==> flow/design.v <==
`timescale 1ns/10ps
module flex_counter
  #(
    parameter NUM_CNT_BITS = 4
    )
  (
   input wire 			   clk,
   input wire 			   n_rst,
   input wire 			   clear,
   input wire 			   count_enable,
   input wire [(NUM_CNT_BITS-1):0] rollover_val,
   output reg [(NUM_CNT_BITS-1):0] count_out,
   output reg 			   rollover_flag
   );
   reg [(NUM_CNT_BITS-1):0] temp_count_out;
   reg 			    temp_rollover_flag;
   always_ff @ (posedge clk, negedge n_rst)
     begin
	if (n_rst == 1'b0)  
	  begin
	     count_out <= '0;
	     rollover_flag <= 1'b0;
	  end
	else
	  begin
	     count_out <= temp_count_out;
	     rollover_flag <= temp_rollover_flag;
	  end
     end  
   always_comb				 
     begin
	temp_count_out = count_out;
	if (clear == 1'b1)
	  begin
	     temp_count_out = '0;
	  end
	else
	  begin
	     if (count_enable == 1'b1)
	       begin
		  temp_count_out = temp_count_out + 1'b1;
		  if (temp_count_out > rollover_val)
		    begin
		       temp_count_out = 1'b1;
		    end
	       end
	  end  
     end  
   always_comb				 
     begin
	temp_rollover_flag = rollover_flag;
	if (clear == 1'b1)
	  begin
	     temp_rollover_flag = 1'b0;
	  end
	else
	  begin
	     if (temp_count_out == rollover_val)
	       begin
		  temp_rollover_flag = 1'b1;
	       end
	     else
	       begin
		  temp_rollover_flag = 1'b0;
	       end
	  end  
     end  
endmodule  
module flex_pts_sr
  #(
    parameter NUM_BITS =4,
    parameter SHIFT_MSB = 1'b1
    )
   (
    input wire 		      clk, n_rst, shift_enable, load_enable,
    input wire [NUM_BITS-1:0] parallel_in,
    output reg 		      serial_out
    );
   reg [NUM_BITS-1:0] 	      parallel;
   reg [NUM_BITS-1:0] 	      parallel_nxt;
   reg 			      serial;
   reg 			      x;
   always_comb
     begin
	if(load_enable)
	  begin
	     parallel_nxt = parallel_in;
	     serial_out = parallel_nxt[NUM_BITS - 1];
	  end
	else
	  begin
	     if(shift_enable)
	       begin
		  if(SHIFT_MSB ==1 )begin
		     parallel_nxt = {parallel[NUM_BITS-2:0],1'b1};
		     serial_out = parallel[NUM_BITS-2];
		  end
		  else
		    begin
		       parallel_nxt= {1'b1,parallel[NUM_BITS-1:1]};
		       serial_out = parallel[0];
		    end
	       end
	     else
	       begin
		  parallel_nxt = parallel;
		  serial_out = 1;
	       end  
	  end
     end  
   always_ff @(posedge clk, negedge n_rst)
     begin
	if(n_rst == 0 )
	  begin
	     parallel <= '1;
	  end
	else
	  begin
	     parallel<= parallel_nxt;
	  end
     end  
   endmodule
`timescale 1ns/10ps
module flex_stp_sr
  #(
    parameter NUM_BITS = 4,
    parameter SHIFT_MSB = 1
    )
  (
   input wire clk,
   input wire n_rst,
   input wire shift_enable,
   input wire serial_in,
   output reg [(NUM_BITS-1):0] parallel_out
   );
   integer 		       i;
   always_ff @ (posedge clk, negedge n_rst)
     begin
	if (n_rst == 1'b0)
	  begin
	     for (i = 0; i < NUM_BITS; i = i + 1)
	       begin
		  parallel_out[i] <= 1;
	       end
	  end
	else
	  begin
             if (shift_enable == 1)
	       begin
		  if (SHIFT_MSB == 1)
		    begin
		       for (i = (NUM_BITS - 1); i > 0; i = i - 1)
			 begin
			    parallel_out[i] <= parallel_out[i - 1];
			 end
		       parallel_out[0] <= serial_in;
		    end
		  else
		    begin
		       for (i = 0; i < (NUM_BITS - 1); i = i + 1)
			 begin
			    parallel_out[i] <= parallel_out[i + 1];
			 end
		       parallel_out[NUM_BITS - 1] <= serial_in;
		    end
	       end  
	  end  
     end  
endmodule  
module tx_sr
  (
   input 	clk,
   input 	n_rst,
   input 	tx_enable,
   input 	load_enable,
   input [31:0] tx_data,
   output reg 	tx_out
   );
   flex_pts_sr #(32, 1) TX_SR
     (
      .clk(clk),
      .n_rst(n_rst),
      .shift_enable(tx_enable),
      .load_enable(load_enable),
      .parallel_in(tx_data),
      .serial_out(tx_out)
      );
endmodule  
module rx_sr
  (
   input 	     clk,
   input 	     n_rst,
   input 	     rx_enable,
   input wire 	     can_bus_data,
   output reg [31:0] rx_data
   );
   flex_stp_sr #(32, 1) RX_SR
     (
      .clk(clk),
      .n_rst(n_rst),
      .shift_enable(rx_enable),
      .serial_in(can_bus_data),
      .parallel_out(rx_data)
      );
endmodule  
module can_crc
  (
   input wire	     data,
   input wire	     crc_en,
   input wire	     clk,
   input wire 	     n_rst,
   output reg [14:0] crc_out
   );
   wire 	 crc_next;
   wire [14:0] 	 crc_temp;
   assign crc_temp = {crc_out[13:0],data};
   always_ff @ (posedge clk, negedge n_rst)
     begin
	if (n_rst == 1'b0)
	  begin
	     crc_out <= '0;
	  end
	else if (crc_en)
	  begin	 
	       crc_out <= crc_temp ^ 15'b0100010110011001;
	  end
     end  
endmodule  
`timescale 1ns / 10ps
module arbitration
  #(localparam [10:0] id = 11'b10101010000)
  (
   input wire clk,
   input wire n_rst,
   input wire rxd,
   input wire arbitration_start,
   output reg win,
   output reg loose 	     
   );
   reg 		     clear;
   wire     count_enable;
   reg 	[3:0]	     count_out;
   reg 		     rollover_flag;
   reg 		     tracking;
   assign count_enable = (arbitration_start && !tracking);
   flex_counter FLEX_COUNTER 
   (
    .clk(clk),
    .n_rst(n_rst),
    .clear(clear),
    .count_enable(count_enable),
    .rollover_val(4'b1010),
    .count_out(count_out),
    .rollover_flag(rollover_flag)
    );
   reg 		     winph;
   reg 		     looseph;
   reg 		     trackingph;
always_comb
  begin
     winph = win;
     looseph = loose;
     trackingph = tracking;
     clear = 0;
     if(arbitration_start)
       begin
     if(id[10-count_out] != rxd && tracking ==0)  
       begin
	  if(id[10-count_out] == 1) 
	    begin
	       trackingph = 1;
	       looseph = 1;
	       clear = 1;
	    end
	  else if(rxd == 1)
	    begin
	       trackingph = 1;
	       winph = 1;
	       clear = 1;
	    end
       end
     if(tracking ==1)
       begin
	  winph = 0;
	  looseph = 0;
	  clear = 1;
       end
       end  
     else
       begin
	  trackingph = 0;
       end  
  end
   always_ff @ (posedge clk, negedge n_rst)
     begin
	if(n_rst == 0)
	  begin
	     win <=0;
	     loose<=0;
	     tracking<=0;
	  end
	else
	  begin
	     win<=winph;
	     loose<=looseph;
	     tracking<=trackingph;
	  end  
     end  
endmodule  
`timescale 1ns / 10ps
module acceptance_filter
  (
   input wire 	clk,
   input wire 	n_rst,
   input wire 	enable,
   input wire 	rxd ,
   input [14:0] crc_calculated,
   output wire 	correct  
   );
   reg 		     clear;
   reg     count_enable;
   reg 	[3:0]	     count_out;
   reg 		     rollover_flag;
   reg 		     tracking;
   flex_counter FLEX_COUNTER 
   (
    .clk(clk),
    .n_rst(n_rst),
    .clear(clear),
    .count_enable(count_enable),
    .rollover_val(4'b1110),
    .count_out(count_out),
    .rollover_flag(rollover_flag)
    );
   reg 		     correctph;
   reg 		     trackingph;
   reg 		     correct1;
   assign correct = (count_out == 14 && correct1);
always_comb
  begin
     trackingph = tracking;
     correctph = 1;
     clear = 0;
     count_enable = 1;
     if(tracking) 
       correctph = 0;
     if(enable && tracking==0)  
       begin
	  clear = 0;
	  correctph = 1;
	  if(crc_calculated[14-count_out] !=rxd)
	    begin
	       correctph = 0;
	       trackingph =1;	       
	    end
       end
     if(!enable)
       begin
	  trackingph = 0;
	  count_enable = 0;
	  clear = 1;
       end
  end  
   always_ff @ (posedge clk, negedge n_rst)
     begin
	if(n_rst == 0)
	  begin
	     tracking<=0;
	     correct1<= 0;
	  end
	else
	  begin
	     correct1 <= correctph;
	     tracking<=trackingph;
	  end  
     end  
endmodule  
`timescale 1ns / 10ps
module can_register
  (
   input wire 	     clk,
   input wire 	     n_rst,
   input wire [31:0] command,
   input wire 	     rxd,
   output reg 	     txd, 
   output reg 	     write_fifo,
   output reg 	     read_fifo,
   output reg [31:0] send_data
   );
   typedef enum      bit [2:0] {SOF, ARBITRATION, CONTROL, DATA, CRC, ACK, EOF} stateType;
   stateType state;
   stateType next_state;
   reg [31:0] 	     rx_data;
   reg 		     rx_enable;
   reg 		     win_lose;
   reg 		     arbitration_start;
   reg 		     crc_enable;
   reg [14:0] 	     crc;
   reg 		     af_enable;
   reg 		     correct;
   reg 		     load_enable;
   reg [31:0] 	     send_data_to_tx;
    reg 		     tx_enable;
   reg [5:0] 	     num_bits;
   reg 		     clear;
   reg 		     count_enable;
   reg [5:0] 	     count_out;
   reg 		     rollover_flag;
   reg [5:0] 	     rollover_val;
 reg [31:0] send_dataph;
   reg [31:0] 	     temp_rx_data;
   wire 		     store_data;
   assign store_data = (state == CRC && count_out == 0);
   always_ff @ (negedge clk)
     begin
	if (n_rst == 1'b0)
	  begin
	     temp_rx_data <= '0;
	  end
	else
	  begin
	     if( store_data)
	       temp_rx_data   <=rx_data;
	  end  
     end  
   reg 	WRITE_CANph;
   reg 	WRITE_CAN;
   acceptance_filter ACCEPT
     (
      .clk(clk),
      .n_rst(n_rst),
      .rxd(rxd),
      .crc_calculated(crc),
      .correct(correct),
      .enable(af_enable)
      );
   wire data_for_crc;
   assign data_for_crc = (WRITE_CAN)? txd : rxd;
   can_crc CRC_module
     (
      .data(data_for_crc),
      .crc_en(crc_enable),
      .clk(clk),
      .n_rst(n_rst),
      .crc_out(crc)
      );
   flex_counter #(6) FLEX_COUNTER
   (
    .clk(clk),
    .n_rst(n_rst),
    .clear(clear),
    .count_enable(count_enable),
    .rollover_val(rollover_val),
    .count_out(count_out),
    .rollover_flag(rollover_flag)
    );
   tx_sr TX_SR
     (
      .clk(clk),
      .n_rst(n_rst),
      .tx_enable(tx_enable),
      .load_enable(load_enable),
      .tx_data(send_data_to_tx),
      .tx_out(txd)
      );
   rx_sr RX_SR
     (
      .clk(clk),
      .n_rst(n_rst),
      .rx_enable(rx_enable),
      .can_bus_data(rxd),
      .rx_data(rx_data)
      );
   arbitration ARBITRATION_module
     (
      .clk(clk),
      .n_rst(n_rst),
      .rxd(rxd),
      .arbitration_start(arbitration_start),
      .win(win),
      .loose(loose)
      );
   wire [31:0]	data_stored_commandph;
   reg 	[31:0]data_stored_command;
   reg 	      sync1; 
   reg 	      sync2;
   reg 	      sync;
   wire       sync_final;
   assign sync_final = (sync1 || sync2);
   assign data_stored_commandph = (sync2) ? command : data_stored_command;
   always_ff @ (posedge clk, negedge n_rst)
     begin
	if (n_rst == 1'b0)
	  begin
	     sync1 <= 0;
	     sync2<=0;
	     state <= SOF;
		send_data <= '0;
	     WRITE_CAN<= 1;
	  end
	else
	  begin
	     sync1<= sync;
	     sync2<= sync1;
	     send_data<= send_dataph;
	     WRITE_CAN<= WRITE_CANph;
	     state <= next_state;
	  end
     end  
   always_ff @( negedge clk)
     begin
	if(n_rst == 1'b0)
	  data_stored_command<= '1;
	else
	  data_stored_command<= data_stored_commandph;
       end
   always_comb
     begin
	next_state = state;
	case(state)
	  SOF:
	    begin
		 next_state = ARBITRATION;
	    end
	  ARBITRATION:
	    begin
	       if (count_out == 10)
		 next_state = CONTROL;
	       else
		 next_state = ARBITRATION;
	    end
	  CONTROL:
	    begin
	       if (count_out == 7)
		 next_state = DATA;
	       else
		 next_state = CONTROL;
	    end
	  DATA:
	    begin
	       if (count_out == 31)
		 next_state = CRC;
	       else
		 next_state = DATA;   
	    end
	  CRC:
	    begin
	       if (count_out == 14)
		 next_state = ACK;
	       else
		 next_state = CRC;
	    end
	  ACK:
	    begin
		 next_state = EOF;
	    end
	  EOF:
	    begin
		 next_state = SOF;
	    end
	endcase  
     end  
   always_comb
     begin
	load_enable = 1'b0;
	send_data_to_tx = '0;
	arbitration_start = 1'b0;
	clear = 1'b0;
	count_enable = 1'b0;
	rollover_val = '0;
	tx_enable = 1'b1;
	rx_enable = 1'b1;
	crc_enable = 1'b0;
	read_fifo = 1'b0;
	write_fifo = 1'b0;
	af_enable = 1'b0;
	WRITE_CANph = WRITE_CAN;
	sync = 0;
	send_dataph = send_data;
	case(state)
	  SOF:
	    begin
	       count_enable = 1'b1;
	       rollover_val = 1;
	       if (count_out == 0)
		 begin
		    load_enable = 1'b1;
		    tx_enable = 1'b1;
		    rx_enable = 1'b1;
		    count_enable = 1'b0;
		    clear = 1'b1;
		 end
	    end  
	  ARBITRATION:
	    begin
	       count_enable = 1'b1;
	       rollover_val = 10;
	       tx_enable = 1;
	       rx_enable = 1;
	       arbitration_start = 1'b1;
	       if (count_out == 0)
		 begin
		    load_enable = 1'b1;
		    tx_enable = 1'b1;
		    rx_enable = 1'b1;
		    send_data_to_tx = { 31'b0101010000000000000000000000000};
		 end
	       else if (count_out != 10)
		   begin
		      if (win)
			begin
			   count_enable = 1'b1;
			   clear = 1'b0;
			   read_fifo = 1'b1;
			   WRITE_CANph = 1;
			   sync = 1;
			end
		      else if (loose)
			begin
			   count_enable = 1'b1;
			   clear = 1'b0;
			   WRITE_CANph = 0;			   
			end
		      else
			begin
			   tx_enable = 1'b1;
			   rx_enable = 1'b1;
			   clear = 1'b0;
			end
		   end
		 else
		   begin
		      count_enable = 1'b0;
		      clear = 1'b1;
		   end
	    end  
	  CONTROL:
	    begin
		send_dataph = '0;	
	       count_enable = 1'b1;
	       rollover_val = 7;
	       if (count_out == 0)
		 begin
		    load_enable = 1'b1;
		    tx_enable = 1'b1;
		    rx_enable = 1'b1;
		    send_data_to_tx = { 31'b00100000000000000000000000000000};
		 end
	       else
		 begin
		    if (count_out != 7)
		      begin
			 tx_enable = 1'b1;
			 rx_enable = 1'b1;
			 send_data_to_tx = {31'b00100000000000000000000000000000};
		      end
		    else
		      begin
			 read_fifo = 1'b0;
			 count_enable = 1'b0;
			 clear = 1'b1;
		      end
		 end  
	    end  
	  DATA:
	    begin	  
	       count_enable = 1'b1;
	       rollover_val = 31;
	       crc_enable = 1'b1;
	        if (count_out == 0)
		 begin
		    load_enable = 1'b1;
		    tx_enable = 1'b1;
		    rx_enable = 1'b1;
		    send_data_to_tx = data_stored_command;
		 end
	       else
		 begin
		    if (count_out != 31)
		      begin
			 tx_enable = 1'b1;
			 rx_enable = 1'b1;
		      end
		    else
		      begin
			 count_enable = 1'b0;
			 clear = 1'b1;
		      end
		 end  
	    end  
	  CRC:
	    begin
	       count_enable = 1'b1;
	       rollover_val = 14;
	       send_data_to_tx = crc<<17;
	       if(count_out >= 1)
		  af_enable = 1'b1;
	       if (count_out == 0)
		 begin
		    load_enable = 1'b1;
		    tx_enable = 1'b1;
		    rx_enable = 1'b1;
		 end
	       else
		 begin
		    if (count_out != 14)
		      begin
			 tx_enable = 1'b1;
			 rx_enable = 1'b1;
		      end
		    else
		      begin
			 tx_enable = 1;
			 count_enable = 1'b0;
			 clear = 1'b1;
		      end  
		 end  
	    end  
	  ACK:
	    begin
	       af_enable = 1'b0;
	       count_enable = 1'b1;
	       rollover_val = 1;
	       if (count_out == 0)
		 begin
		    load_enable = 1'b1;
		    tx_enable = 1'b1;
		    rx_enable = 1'b1;
		    count_enable = 1'b0;
		    clear = 1'b1;
		    if (correct == 1'b1)
		      begin
			 send_data_to_tx = 8'h00000000;
			 send_dataph = temp_rx_data;
			 write_fifo = 1'b1;
		      end
		    else
		      send_data_to_tx = 8'h00;
		 end
	    end  
	  EOF:
	    begin
	       count_enable = 1'b1;
	       rollover_val = 1;
	       if (count_out == 0)
		 begin
		    load_enable = 1'b1;
		    tx_enable = 1'b1;
		    rx_enable = 1'b1;
		    send_data_to_tx = '0;
		    count_enable = 1'b0;
		    clear = 1'b1;
		 end
	    end  
	endcase  
     end  
endmodule  
module Sensor_FIFO_storage
(
	input wire write_clk,
	input wire read_clk,
	input wire n_rst,
	input wire write_command,
	input wire read_command,
	input wire [31:0] write_data,
	output reg fifo_full,
	output reg fifo_empty,
	output reg [31:0] read_data
);
reg write_enable;
reg read_enable;
reg [3:0] write_pointer;
reg [3:0] read_pointer;
logic FIFO_write;
reg read_clear, read_corner_clear;
reg write_clear, write_corner_clear;
reg [7:0][31:0] data;
flex_counter #(4) READ_COUNTER (.clk(read_clk), .n_rst(n_rst), .count_enable(read_enable), .rollover_val(4'd8), .count_out(read_pointer), .clear(read_clear | read_corner_clear));
flex_counter #(4) WRITE_COUNTER (.clk(write_clk), .n_rst(n_rst), .count_enable(write_enable), .rollover_val(4'd8), .count_out(write_pointer), .clear(write_clear | write_corner_clear));
always_comb begin
	write_enable = 0;
	if(write_command) begin
		if(!fifo_full | (fifo_full && ((write_pointer + 1) == read_pointer)))		 
			write_enable = 1;
		else
			write_enable = 0;
	end
end
always_comb begin
	read_enable = 0;
	if(read_command) begin
		if(!fifo_empty)
			read_enable = 1;
		else
			read_enable = 0;
	end
end
always_ff @(posedge write_clk) begin
	if(n_rst == 0) begin
		data[0] <= 32'h0;		 
		data[1] <= 32'h0;
		data[2] <= 32'h0;
		data[3] <= 32'h0;
		data[4] <= 32'h0;
		data[5] <= 32'h0;
		data[6] <= 32'h0;
		data[7] <= 32'h0;
	end
	else begin
		if(FIFO_write && !write_pointer[3])	 
			data[write_pointer[2:0]] <= write_data;
	end
end
always_comb begin
	fifo_empty = 0;
	read_corner_clear = 0;
	write_corner_clear = 0;
	if((read_pointer == write_pointer)) begin
		fifo_empty = 1;
		if(read_pointer != 0) begin
			read_corner_clear = 1;
			write_corner_clear = 1;
		end
	end
end
always_comb begin
	fifo_full = 0;
	if((write_pointer == 4'd8 && read_pointer == 0) || ((write_pointer + 1) == read_pointer))
		fifo_full = 1;
end
assign FIFO_write = !fifo_full;
always_comb begin
	read_clear = 0;
	write_clear = 0;
	if(write_pointer == 4'd8 && read_pointer != 4'd0)	 
		write_clear = 1;
	if(read_pointer == 4'd8)
		read_clear = 1;
end
always_comb begin
	if(fifo_empty || read_pointer[3])	 
		read_data = 0;
	else
		read_data = data[read_pointer[2:0]];
end
endmodule 
module Command_FIFO_storage
(
	input wire write_clk,
	input wire read_clk,
	input wire n_rst,
	input wire write_command,
	input wire read_command,
	input wire [31:0] write_data,
	output reg fifo_full,
	output reg fifo_empty,
	output reg [31:0] read_data
);
reg write_enable;
reg read_enable;
reg [3:0] write_pointer;
reg [3:0] read_pointer;
logic FIFO_write;
reg read_clear, read_corner_clear;
reg write_clear, write_corner_clear;
reg [7:0][31:0] data;
flex_counter #(4) READ_COUNTER (.clk(read_clk), .n_rst(n_rst), .count_enable(read_enable), .rollover_val(4'd8), .count_out(read_pointer), .clear(read_clear | read_corner_clear));
flex_counter #(4) WRITE_COUNTER (.clk(write_clk), .n_rst(n_rst), .count_enable(write_enable), .rollover_val(4'd8), .count_out(write_pointer), .clear(write_clear | write_corner_clear));
always_comb begin
	write_enable = 0;
	if(write_command) begin
		if(!fifo_full | (fifo_full && ((write_pointer + 1) == read_pointer)))	 
			write_enable = 1;
		else
			write_enable = 0;
	end
end
always_comb begin
	read_enable = 0;
	if(read_command) begin
		if(!fifo_empty)
			read_enable = 1;
		else
			read_enable = 0;
	end
end
always_ff @(posedge write_clk) begin
	if(n_rst == 0) begin		 
		data[0] <= 32'h0;
		data[1] <= 32'h0;
		data[2] <= 32'h0;
		data[3] <= 32'h0;
		data[4] <= 32'h0;
		data[5] <= 32'h0;
		data[6] <= 32'h0;
		data[7] <= 32'h0;
	end
	else begin	
		if(FIFO_write && !write_pointer[3])	 
			data[write_pointer[2:0]] <= write_data;
	end
end
always_comb begin
	fifo_empty = 0;
	read_corner_clear = 0;
	write_corner_clear = 0;
	if((read_pointer == write_pointer)) begin
		fifo_empty = 1;
		if(read_pointer != 0) begin
			read_corner_clear = 1;
			write_corner_clear = 1;
		end
	end
end
always_comb begin
	fifo_full = 0;
	if((write_pointer == 4'd8 && read_pointer == 0) || ((write_pointer + 1) == read_pointer))
		fifo_full = 1;
end
assign FIFO_write = !fifo_full;
always_comb begin
	read_clear = 0;
	write_clear = 0;
	if(write_pointer == 4'd8 && read_pointer != 4'd0)	 
		write_clear = 1;
	if(read_pointer == 4'd8)
		read_clear = 1;
end
always_comb begin
	if(fifo_empty || read_pointer[3])	 
		read_data = 0;
	else
		read_data = data[read_pointer[2:0]];
end
endmodule 
module Control_Unit
(
	input clk, n_rst,
	input logic [15:0] command_data, address,
	input logic renable, wenable,
	input logic [2:0] data_size, burst_size,
	output logic [31:0] sensor_data,
	output logic slave_wait,
	input logic sensor_fifo_full, sensor_fifo_empty,
	output logic sensor_read, sensor_write,
	input logic command_fifo_full, command_fifo_empty,
	output logic command_read, command_write,
	input logic [31:0] command_rdata, sensor_rdata,
	output logic [31:0] command_wdata, sensor_wdata,
	input logic [31:0] rx_data,
	input logic read_fifo,
	input logic write_fifo,
	output logic [31:0] tx_data
);
localparam CAN_BUS_READY = 1'b1;
localparam CAN_BUS_BUSY = 1'b0;
typedef enum bit [3:0] {IDLE, CHECK_SENSOR_FIFO, CHECK_COMMAND_FIFO, READ_SENSOR, WRITE_SENSOR, READ_COMMAND, WRITE_COMMAND, NO_SENSOR_DATA, NO_COMMAND_DATA, COMMAND_FULL, WAIT_STATE} stateType;
stateType state, next_state, current, next;
always_ff @ (posedge clk, negedge n_rst) begin
	if(n_rst == 1'b0) begin
		state <= IDLE;
		current <= IDLE;
	end
	else begin
		current <= next;
		state <= next_state;
	end
end
always_comb begin
	tx_data = 32'hFFFFFFFF;
	command_read = 0;
	command_write = 0;
	sensor_read = 0;
	sensor_write = 0;
	sensor_data = 32'h0;
	slave_wait = 1;
	command_wdata = 32'h0;
	sensor_wdata = 32'h0;
	next_state = state;
	next = current;
	case(state) 
		IDLE: begin
			if(write_fifo)
				next_state = WRITE_SENSOR;
			else if(read_fifo)
				next_state = CHECK_COMMAND_FIFO;
			else begin
				next_state = IDLE;
				slave_wait = 1;
			end
		end
		CHECK_COMMAND_FIFO: begin
			slave_wait = 0;
			if(command_fifo_empty)
				next_state = NO_COMMAND_DATA;
			else
				next_state = READ_COMMAND;
		end
		NO_COMMAND_DATA: begin
			next_state = IDLE;
			command_read = 0;
			slave_wait = 0;
		end
		READ_COMMAND: begin
			command_read = 1;
			tx_data = command_rdata;
			next_state = WAIT_STATE;
		end
		WRITE_SENSOR: begin
			sensor_write = 1;
			sensor_wdata = rx_data;
			next_state = WAIT_STATE;
		end
		WAIT_STATE: begin
			if(!read_fifo)
				next_state = IDLE;
			else
				next_state = WAIT_STATE;
			slave_wait = 0;
		end
	endcase
	case(current)
		IDLE: begin
			slave_wait = 0;
			if(wenable)
				next = CHECK_COMMAND_FIFO;
			else if(renable)
				next = CHECK_SENSOR_FIFO;
			else
				next = IDLE;
		end
		CHECK_COMMAND_FIFO: begin
			if(command_fifo_full) begin
				slave_wait = 1;
				next = COMMAND_FULL;
			end
			else
				next = WRITE_COMMAND;
		end
		CHECK_SENSOR_FIFO: begin
			if(sensor_fifo_empty) begin
				slave_wait = 1;
				next = NO_SENSOR_DATA;
			end
			else 
				next = READ_SENSOR;
		end
		COMMAND_FULL: begin
			command_write = 0;
			slave_wait = 1;
			if(renable)
				next = CHECK_SENSOR_FIFO;
			else
				next = IDLE;
		end
		WRITE_COMMAND: begin
			command_write = 1;
			command_wdata = {address, command_data};
			if(renable)
				next = CHECK_SENSOR_FIFO;
			else
				next = IDLE;
			slave_wait = 1;
		end
		NO_SENSOR_DATA: begin
			sensor_read = 0;
			slave_wait = 1;
			if(wenable)
				next = CHECK_COMMAND_FIFO;
			else
				next = IDLE;
		end
		READ_SENSOR: begin
			sensor_read = 1;
			slave_wait = 1;
			sensor_data = sensor_rdata;
			if(wenable)
				next = CHECK_COMMAND_FIFO;
			else
				next = IDLE;
		end	
	endcase
end
endmodule 
module AHB_Slave
#(
	parameter BASE_ADDRESS = 32'h0,
	parameter NUMBER_OF_ADDRESSES = 32		 
)
(
	input logic HCLK, HRESETn, HWRITE, HSEL,
	input logic [31:0] HADDR, HWDATA,
	input logic [1:0] HTRANS,
	input logic [2:0] HBURST, HSIZE,
	output logic [31:0] HRDATA,
	output logic HRESP, HREADYOUT,
	input logic [31:0] sensor_data,
	input logic slave_wait,
	output logic [15:0] command_data, address,
	output logic renable, wenable,
	output logic [2:0] data_size, burst_size
);
localparam ADDRESS_MAX = BASE_ADDRESS + NUMBER_OF_ADDRESSES - 1;
localparam IDLE_TRANS = 2'b00;		 
localparam BUSY_TRANS = 2'b01;		 
localparam NONSEQ_TRANS = 2'b10;	 
localparam SEQ_TRANS = 2'b11;		 
localparam SINGLE_BURST = 3'b000;
localparam INCR_BURST = 3'b001;
localparam WRAP4_BURST = 3'b010;
localparam INCR4_BURST = 3'b011;
localparam WRAP8_BURST = 3'b100;
localparam INCR8_BURST = 3'b101;
localparam WRAP16_BURST = 3'b110;
localparam INCR16_BURST = 3'b111;
localparam SLAVE_OKAY = 1'b0;
localparam SLAVE_ERROR = 1'b1;
localparam SLAVE_READY = 1'b1;
localparam SLAVE_NOTREADY = 1'b0;
typedef enum bit [2:0] {IDLE, READ, WRITE, FIRST_ERROR, SECOND_ERROR} stateType;
stateType state, next_state;
logic [4:0] burst_counter;  
always_ff @ (posedge HCLK, negedge HRESETn) begin
	if(HRESETn == 0) begin
		state <= IDLE;
		burst_counter <= 0;
	end
	else begin
		state <= next_state;
		if(HTRANS == NONSEQ_TRANS)	 
			burst_counter <= 1;
		else if(HTRANS == SEQ_TRANS)
			burst_counter <= burst_counter + 1;
		else
			burst_counter <= burst_counter;
	end
end
always_comb begin
	next_state = state;
	case(state)
		IDLE: begin		 
			if(HSEL) begin
				if((HADDR[14:0] > ADDRESS_MAX) || (HTRANS != NONSEQ_TRANS))
					next_state = FIRST_ERROR;
				else if(HWRITE)
					next_state = WRITE;
				else 
					next_state = READ;
			end
			else
				next_state = IDLE;
		end
		READ: begin
			if(HTRANS == BUSY_TRANS)		 
				next_state = READ;
			else if(HSEL) begin
				if(HADDR[14:0] > ADDRESS_MAX)
					next_state = FIRST_ERROR;
				else if(HSEL && HWRITE && HTRANS == NONSEQ_TRANS)
					next_state = WRITE;
				else if(HSEL && ~HWRITE)
					next_state = READ;
				else
					next_state = FIRST_ERROR;
			end
			else
				next_state = IDLE;
		end
		WRITE: begin			 
			if(HTRANS == BUSY_TRANS)
				next_state = WRITE;
			else if(HSEL) begin
				if(HADDR[14:0] > ADDRESS_MAX)
					next_state = FIRST_ERROR;
				else if(HSEL && ~HWRITE && HTRANS == NONSEQ_TRANS)
					next_state = READ;
				else if(HSEL && HWRITE)
					next_state = WRITE;
				else
					next_state = FIRST_ERROR;
			end
			else
				next_state = IDLE;
		end
		FIRST_ERROR: begin			 
			next_state = SECOND_ERROR;
		end
		SECOND_ERROR: begin
			next_state = IDLE;
		end
	endcase
end
assign HRESP = ((state == FIRST_ERROR) || (state == SECOND_ERROR))? SLAVE_ERROR : SLAVE_OKAY;
assign HRDATA = sensor_data;
assign command_data = HWDATA[15:0];
assign HREADYOUT = ((state == FIRST_ERROR)? 1'b0 : ((state == SECOND_ERROR)? 1'b0 : ~slave_wait));
assign address = {HADDR[31], HADDR[14:0]};
assign burst_size = HBURST;
assign data_size = HSIZE;
assign renable = (state == READ && HTRANS != BUSY_TRANS);
assign wenable = (state == WRITE && HTRANS != BUSY_TRANS);
endmodule 
module AHB2CAN_top
(
	input logic HCLK, HRESETn, HWRITE, HSEL,
	input logic [31:0] HADDR, HWDATA,
	input logic [1:0] HTRANS,
	input logic [2:0] HBURST, HSIZE,
	output logic [31:0] HRDATA,
	output logic HRESP, HREADYOUT,
	input logic rx_data,
	output logic tx_data
);
reg [31:0] sensor_data;
reg [15:0] address, command_data;
reg slave_wait, renable, wenable;
reg [2:0] data_size, burst_size;
reg sensor_fifo_full, sensor_fifo_empty, sensor_read, sensor_write, command_fifo_full, command_fifo_empty, command_read, command_write;
reg [31:0] command_rdata, sensor_rdata, command_wdata, sensor_wdata;
reg read_fifo, write_fifo;
reg [31:0] CAN_rx_data, CAN_tx_data;
AHB_Slave AHBS (.HCLK(HCLK), 
		.HRESETn(HRESETn), 
		.HWRITE(HWRITE),
		.HSEL(HSEL),
		.HADDR(HADDR),
		.HWDATA(HWDATA),
		.HTRANS(HTRANS),
		.HBURST(HBURST),
		.HSIZE(HSIZE),
		.HRDATA(HRDATA),
		.HRESP(HRESP),
		.HREADYOUT(HREADYOUT),
		.sensor_data(sensor_data),
		.address(address),
		.command_data(command_data),
		.slave_wait(slave_wait),
		.renable(renable),
		.wenable(wenable),
		.data_size(data_size),
		.burst_size(burst_size)
);
Control_Unit CU(.clk(HCLK),
		.n_rst(HRESETn),
		.command_data(command_data),
		.address(address),
		.renable(renable),
		.wenable(wenable),
		.data_size(data_size),
		.burst_size(burst_size),
		.sensor_data(sensor_data),
		.slave_wait(slave_wait),
		.sensor_fifo_full(sensor_fifo_full),
		.sensor_fifo_empty(sensor_fifo_empty),
		.command_fifo_full(command_fifo_full),
		.command_fifo_empty(command_fifo_empty),
		.sensor_read(sensor_read),
		.sensor_write(sensor_write),
		.command_read(command_read),
		.command_write(command_write),
		.command_rdata(command_rdata),
		.command_wdata(command_wdata),
		.sensor_rdata(sensor_rdata),
		.sensor_wdata(sensor_wdata),
		.rx_data(CAN_rx_data),
		.read_fifo(read_fifo),
		.write_fifo(write_fifo),
		.tx_data(CAN_tx_data)
);
Sensor_FIFO_storage SFIFO      (.write_clk(HCLK),
				.read_clk(HCLK),
				.n_rst(HRESETn),
				.write_command(sensor_write),
				.read_command(sensor_read),
				.write_data(sensor_wdata),
				.fifo_full(sensor_fifo_full),
				.fifo_empty(sensor_fifo_empty),
				.read_data(sensor_rdata)
);
Command_FIFO_storage CFIFO     (.write_clk(HCLK),
				.read_clk(HCLK),
				.n_rst(HRESETn),
				.write_command(command_write),
				.read_command(command_read),
				.write_data(command_wdata),
				.fifo_full(command_fifo_full),
				.fifo_empty(command_fifo_empty),
				.read_data(command_rdata)
);
can_register CANbus    (.clk(HCLK),
			.n_rst(HRESETn),
			.command(CAN_tx_data),
			.rxd(rx_data),
			.txd(tx_data),
			.write_fifo(write_fifo),
			.read_fifo(read_fifo),
			.send_data(CAN_rx_data)
);
endmodule 		 
==> reports on AHB2CAN_top <==
-- Reports on AHB2CAN_top
Each step is given for the RTL above and for the edited RTL.
"original" refers to lines of the RTL above, "edited" to lines of the edited file.
"difference": "edited" minus "original" as printed here. "rel. change": 100 x difference / "original".
Library cell names are shortened.
The mark n/a stands for no value.
- design top: AHB2CAN_top
- clock: HCLK
- cell library: sky130hd
- corner: tt_025C_1v80

-- Edit of the RTL
Unified diff, file above to edited file.
A script made this edit. It changes what the design does and was not meant as an optimisation.
begin of diff
@@ -193,5 +193,5 @@
    input 	     rx_enable,
    input wire 	     can_bus_data,
-   output reg [31:0] rx_data
+   output reg [15:0] rx_data
    );
    flex_stp_sr #(32, 1) RX_SR
end of diff

-- After elaboration
Yosys after proc, flatten, opt, wreduce and memory -nomap, before mapping. Memory bits, and registers merged into a memory's read port (data or address), are not among the register bits. Print and check cells are not counted.
- operators by class (item ; original ; edited ; difference ; rel. change (%)):
    reductions and logical operators ; 67 ; 67 ; 0 ; 0.00
    equal/unequal tests ; 52 ; 52 ; 0 ; 0.00
    mux-type cells ; 156 ; 156 ; 0 ; 0.00
    $add $sub $neg ; 13 ; 13 ; 0 ; 0.00
    bitwise gates (word level) ; 18 ; 18 ; 0 ; 0.00
    magnitude comparators ; 9 ; 9 ; 0 ; 0.00
    shifts and indexed selects ; 8 ; 8 ; 0 ; 0.00
Operator kinds equal on both sides are left out: 74.
- bit counts (item ; original ; edited ; difference ; rel. change (%)):
    cells after elaboration ; 381 ; 365 ; -16 ; -4.20
    bits in registers ; 738 ; 706 ; -32 ; -4.34
    output and inout port bits ; 35 ; 35 ; 0 ; 0.00

-- Logic depth
Depth = most cells in a row (Yosys ltp): at word level without a register or memory, in the mapped netlist without a sequential cell, where the memories' decode and read muxes count.
- depth (item ; original ; edited ; difference ; rel. change (%)):
    depth after elaboration ; 10 ; 10 ; 0 ; 0.00
    ABC_AREA ; 0 ; 0 ; n/a ; n/a
    mapped depth ; 12 ; 12 ; 0 ; 0.00
    depth with buffers taken out ; 11 ; 10 ; -1 ; -9.09

-- After synthesis
Yosys stat after the flow's synthesis: flattened, memories mapped to cells. It holds for the ABC_AREA given above (unset counts as 0); a run with the other value may have another netlist.
- mapped netlist (item ; original ; edited ; difference ; rel. change (%)):
    buffers ; 316 ; 247 ; -69 ; -21.84
    cell count ; 2802 ; 2511 ; -291 ; -10.39
    synthesis area (um2) ; 31113.6 ; 28716.3 ; -2397.3 ; -7.70
    mapped flip-flops ; 749 ; 701 ; -48 ; -6.41
    sequential part of the area (um2) ; 15945.3 ; 14804.2 ; -1141.1 ; -7.16
- cell types (cell ; original ; edited ; difference ; rel. change (%)):
    a22o_1 ; 187 ; 79 ; -108 ; -57.75
    and3_1 ; 6 ; 94 ; +88 ; +1466.67
    clkbuf_1 ; 212 ; 137 ; -75 ; -35.38
    and2_1 ; 7 ; 68 ; +61 ; +871.43
    nand2_1 ; 285 ; 226 ; -59 ; -20.70
    a22oi_1 ; 78 ; 33 ; -45 ; -57.69
    nor2_1 ; 171 ; 128 ; -43 ; -25.15
    a32o_1 ; 256 ; 216 ; -40 ; -15.62
    o2bb2ai_1 ; 0 ; 33 ; +33 ; n/a
    nand3_1 ; 52 ; 24 ; -28 ; -53.85
    a21oi_1 ; 74 ; 52 ; -22 ; -29.73
    dfxtp_1 ; 576 ; 560 ; -16 ; -2.78
    dfrtp_1 ; 105 ; 89 ; -16 ; -15.24
    dfstp_2 ; 68 ; 52 ; -16 ; -23.53
    buf_4 ; 3 ; 18 ; +15 ; +500.00
    inv_1 ; 44 ; 33 ; -11 ; -25.00
    a21o_1 ; 14 ; 4 ; -10 ; -71.43
    o41ai_1 ; 12 ; 2 ; -10 ; -83.33
Cell types equal on both sides are left out: 9.
The list need not be complete.
By module: a second synthesis without flattening, with its own total; a netlist apart from the flattened one above.
- second synthesis, totals (item ; original ; edited ; difference ; rel. change (%)):
    cell total of the unflattened synthesis ; 3733 ; 3676 ; -57 ; -1.53
    area total of the unflattened synthesis (um2) ; 36871.6 ; 36020.8 ; -850.8 ; -2.31
Each row is one instance without its submodules.
- by module, original (module ; area (um2) ; cells ; instances):
    Command_FIFO_storage ; 11033.1 ; 1060 ; 1
    Sensor_FIFO_storage ; 10905.5 ; 1147 ; 1
    can_register ; 4284.1 ; 427 ; 1
    flex_counter #(NUM_CNT_BITS=4) ; 598.1 ; 68 ; 4
    flex_pts_sr ; 1520.2 ; 138 ; 1
    flex_stp_sr ; 1385.1 ; 68 ; 1
    Control_Unit ; 1363.8 ; 179 ; 1
    flex_counter ; 591.8 ; 72 ; 2
    AHB_Slave ; 847.1 ; 105 ; 1
    flex_counter #(NUM_CNT_BITS=6) ; 729.4 ; 87 ; 1
    can_crc ; 586.8 ; 39 ; 1
    acceptance_filter ; 435.4 ; 45 ; 1
    arbitration ; 205.2 ; 22 ; 1
    AHB2CAN_top ; 0.0 ; 0 ; 1
original: Modules not listed: 2.
- by module, edited (module ; area (um2) ; cells ; instances):
    Command_FIFO_storage ; 11033.1 ; 1060 ; 1
    Sensor_FIFO_storage ; 10901.7 ; 1147 ; 1
    can_register ; 3437.0 ; 370 ; 1
    flex_counter #(NUM_CNT_BITS=4) ; 598.1 ; 68 ; 4
    flex_pts_sr ; 1520.2 ; 138 ; 1
    flex_stp_sr ; 1385.1 ; 68 ; 1
    Control_Unit ; 1363.8 ; 179 ; 1
    flex_counter ; 591.8 ; 72 ; 2
    AHB_Slave ; 847.1 ; 105 ; 1
    flex_counter #(NUM_CNT_BITS=6) ; 729.4 ; 87 ; 1
    can_crc ; 586.8 ; 39 ; 1
    acceptance_filter ; 435.4 ; 45 ; 1
    arbitration ; 205.2 ; 22 ; 1
    AHB2CAN_top ; 0.0 ; 0 ; 1
edited: Modules not listed: 2.

-- Measured runs
Both versions went through the flow (Yosys, OpenROAD) with the same settings in each pair. Constraints: input delay and output delay 20% of the set period each, output load 0.01 pF.
Settings, set A:
- CORE_UTILIZATION: 40
- period_ns at 8.89
- CAP_MARGIN at 20
- CORE_MARGIN: 2
- noted SLEW_MARGIN: 20
- measured results, set A (item ; original ; edited ; difference ; rel. change (%)):
    worst setup slack after layout (ps) ; 750 ; 644 ; -106 ; n/a
    utilization of the finished layout (%) ; 46.3 ; 46.0 ; -0.3 ; n/a
    post-route worst hold slack (ps) ; 349 ; 367 ; +18 ; n/a
    post-synthesis cell area (um2) ; 31113.6 ; 28716.3 ; -2397.3 ; -7.70
    overall die area (um2) ; 80029.6 ; 73948.6 ; -6081.0 ; -7.60
    standard-cell area of the final layout (um2) ; 35730.5 ; 32773.9 ; -2956.6 ; -8.27
Settings, set B:
- CAP_MARGIN at 10
- CORE_ASPECT_RATIO at 1.86
- CORE_UTILIZATION: 38
- noted CTS_CLUSTER_SIZE: 66
- MAX_ROUTING_LAYER: met5
- MIN_ROUTING_LAYER: met1
- PLACE_DENSITY_LB_ADDON: 0.11
- SETUP_SLACK_MARGIN at 1.17
- noted SLEW_MARGIN: 20
- period_ns at 8.5
- CORE_MARGIN: 2
- measured results, set B (item ; original ; edited ; difference ; rel. change (%)):
    worst setup slack after layout (ps) ; 1023 ; 1126 ; +103 ; n/a
    utilization of the finished layout (%) ; 43.4 ; 43.5 ; +0.1 ; n/a
    post-route worst hold slack (ps) ; 361 ; 356 ; -5 ; n/a
    post-synthesis cell area (um2) ; 31113.6 ; 28716.3 ; -2397.3 ; -7.70
    overall die area (um2) ; 84293.5 ; 77890.6 ; -6402.9 ; -7.60
    standard-cell area of the final layout (um2) ; 35365.2 ; 32601.3 ; -2763.9 ; -7.82
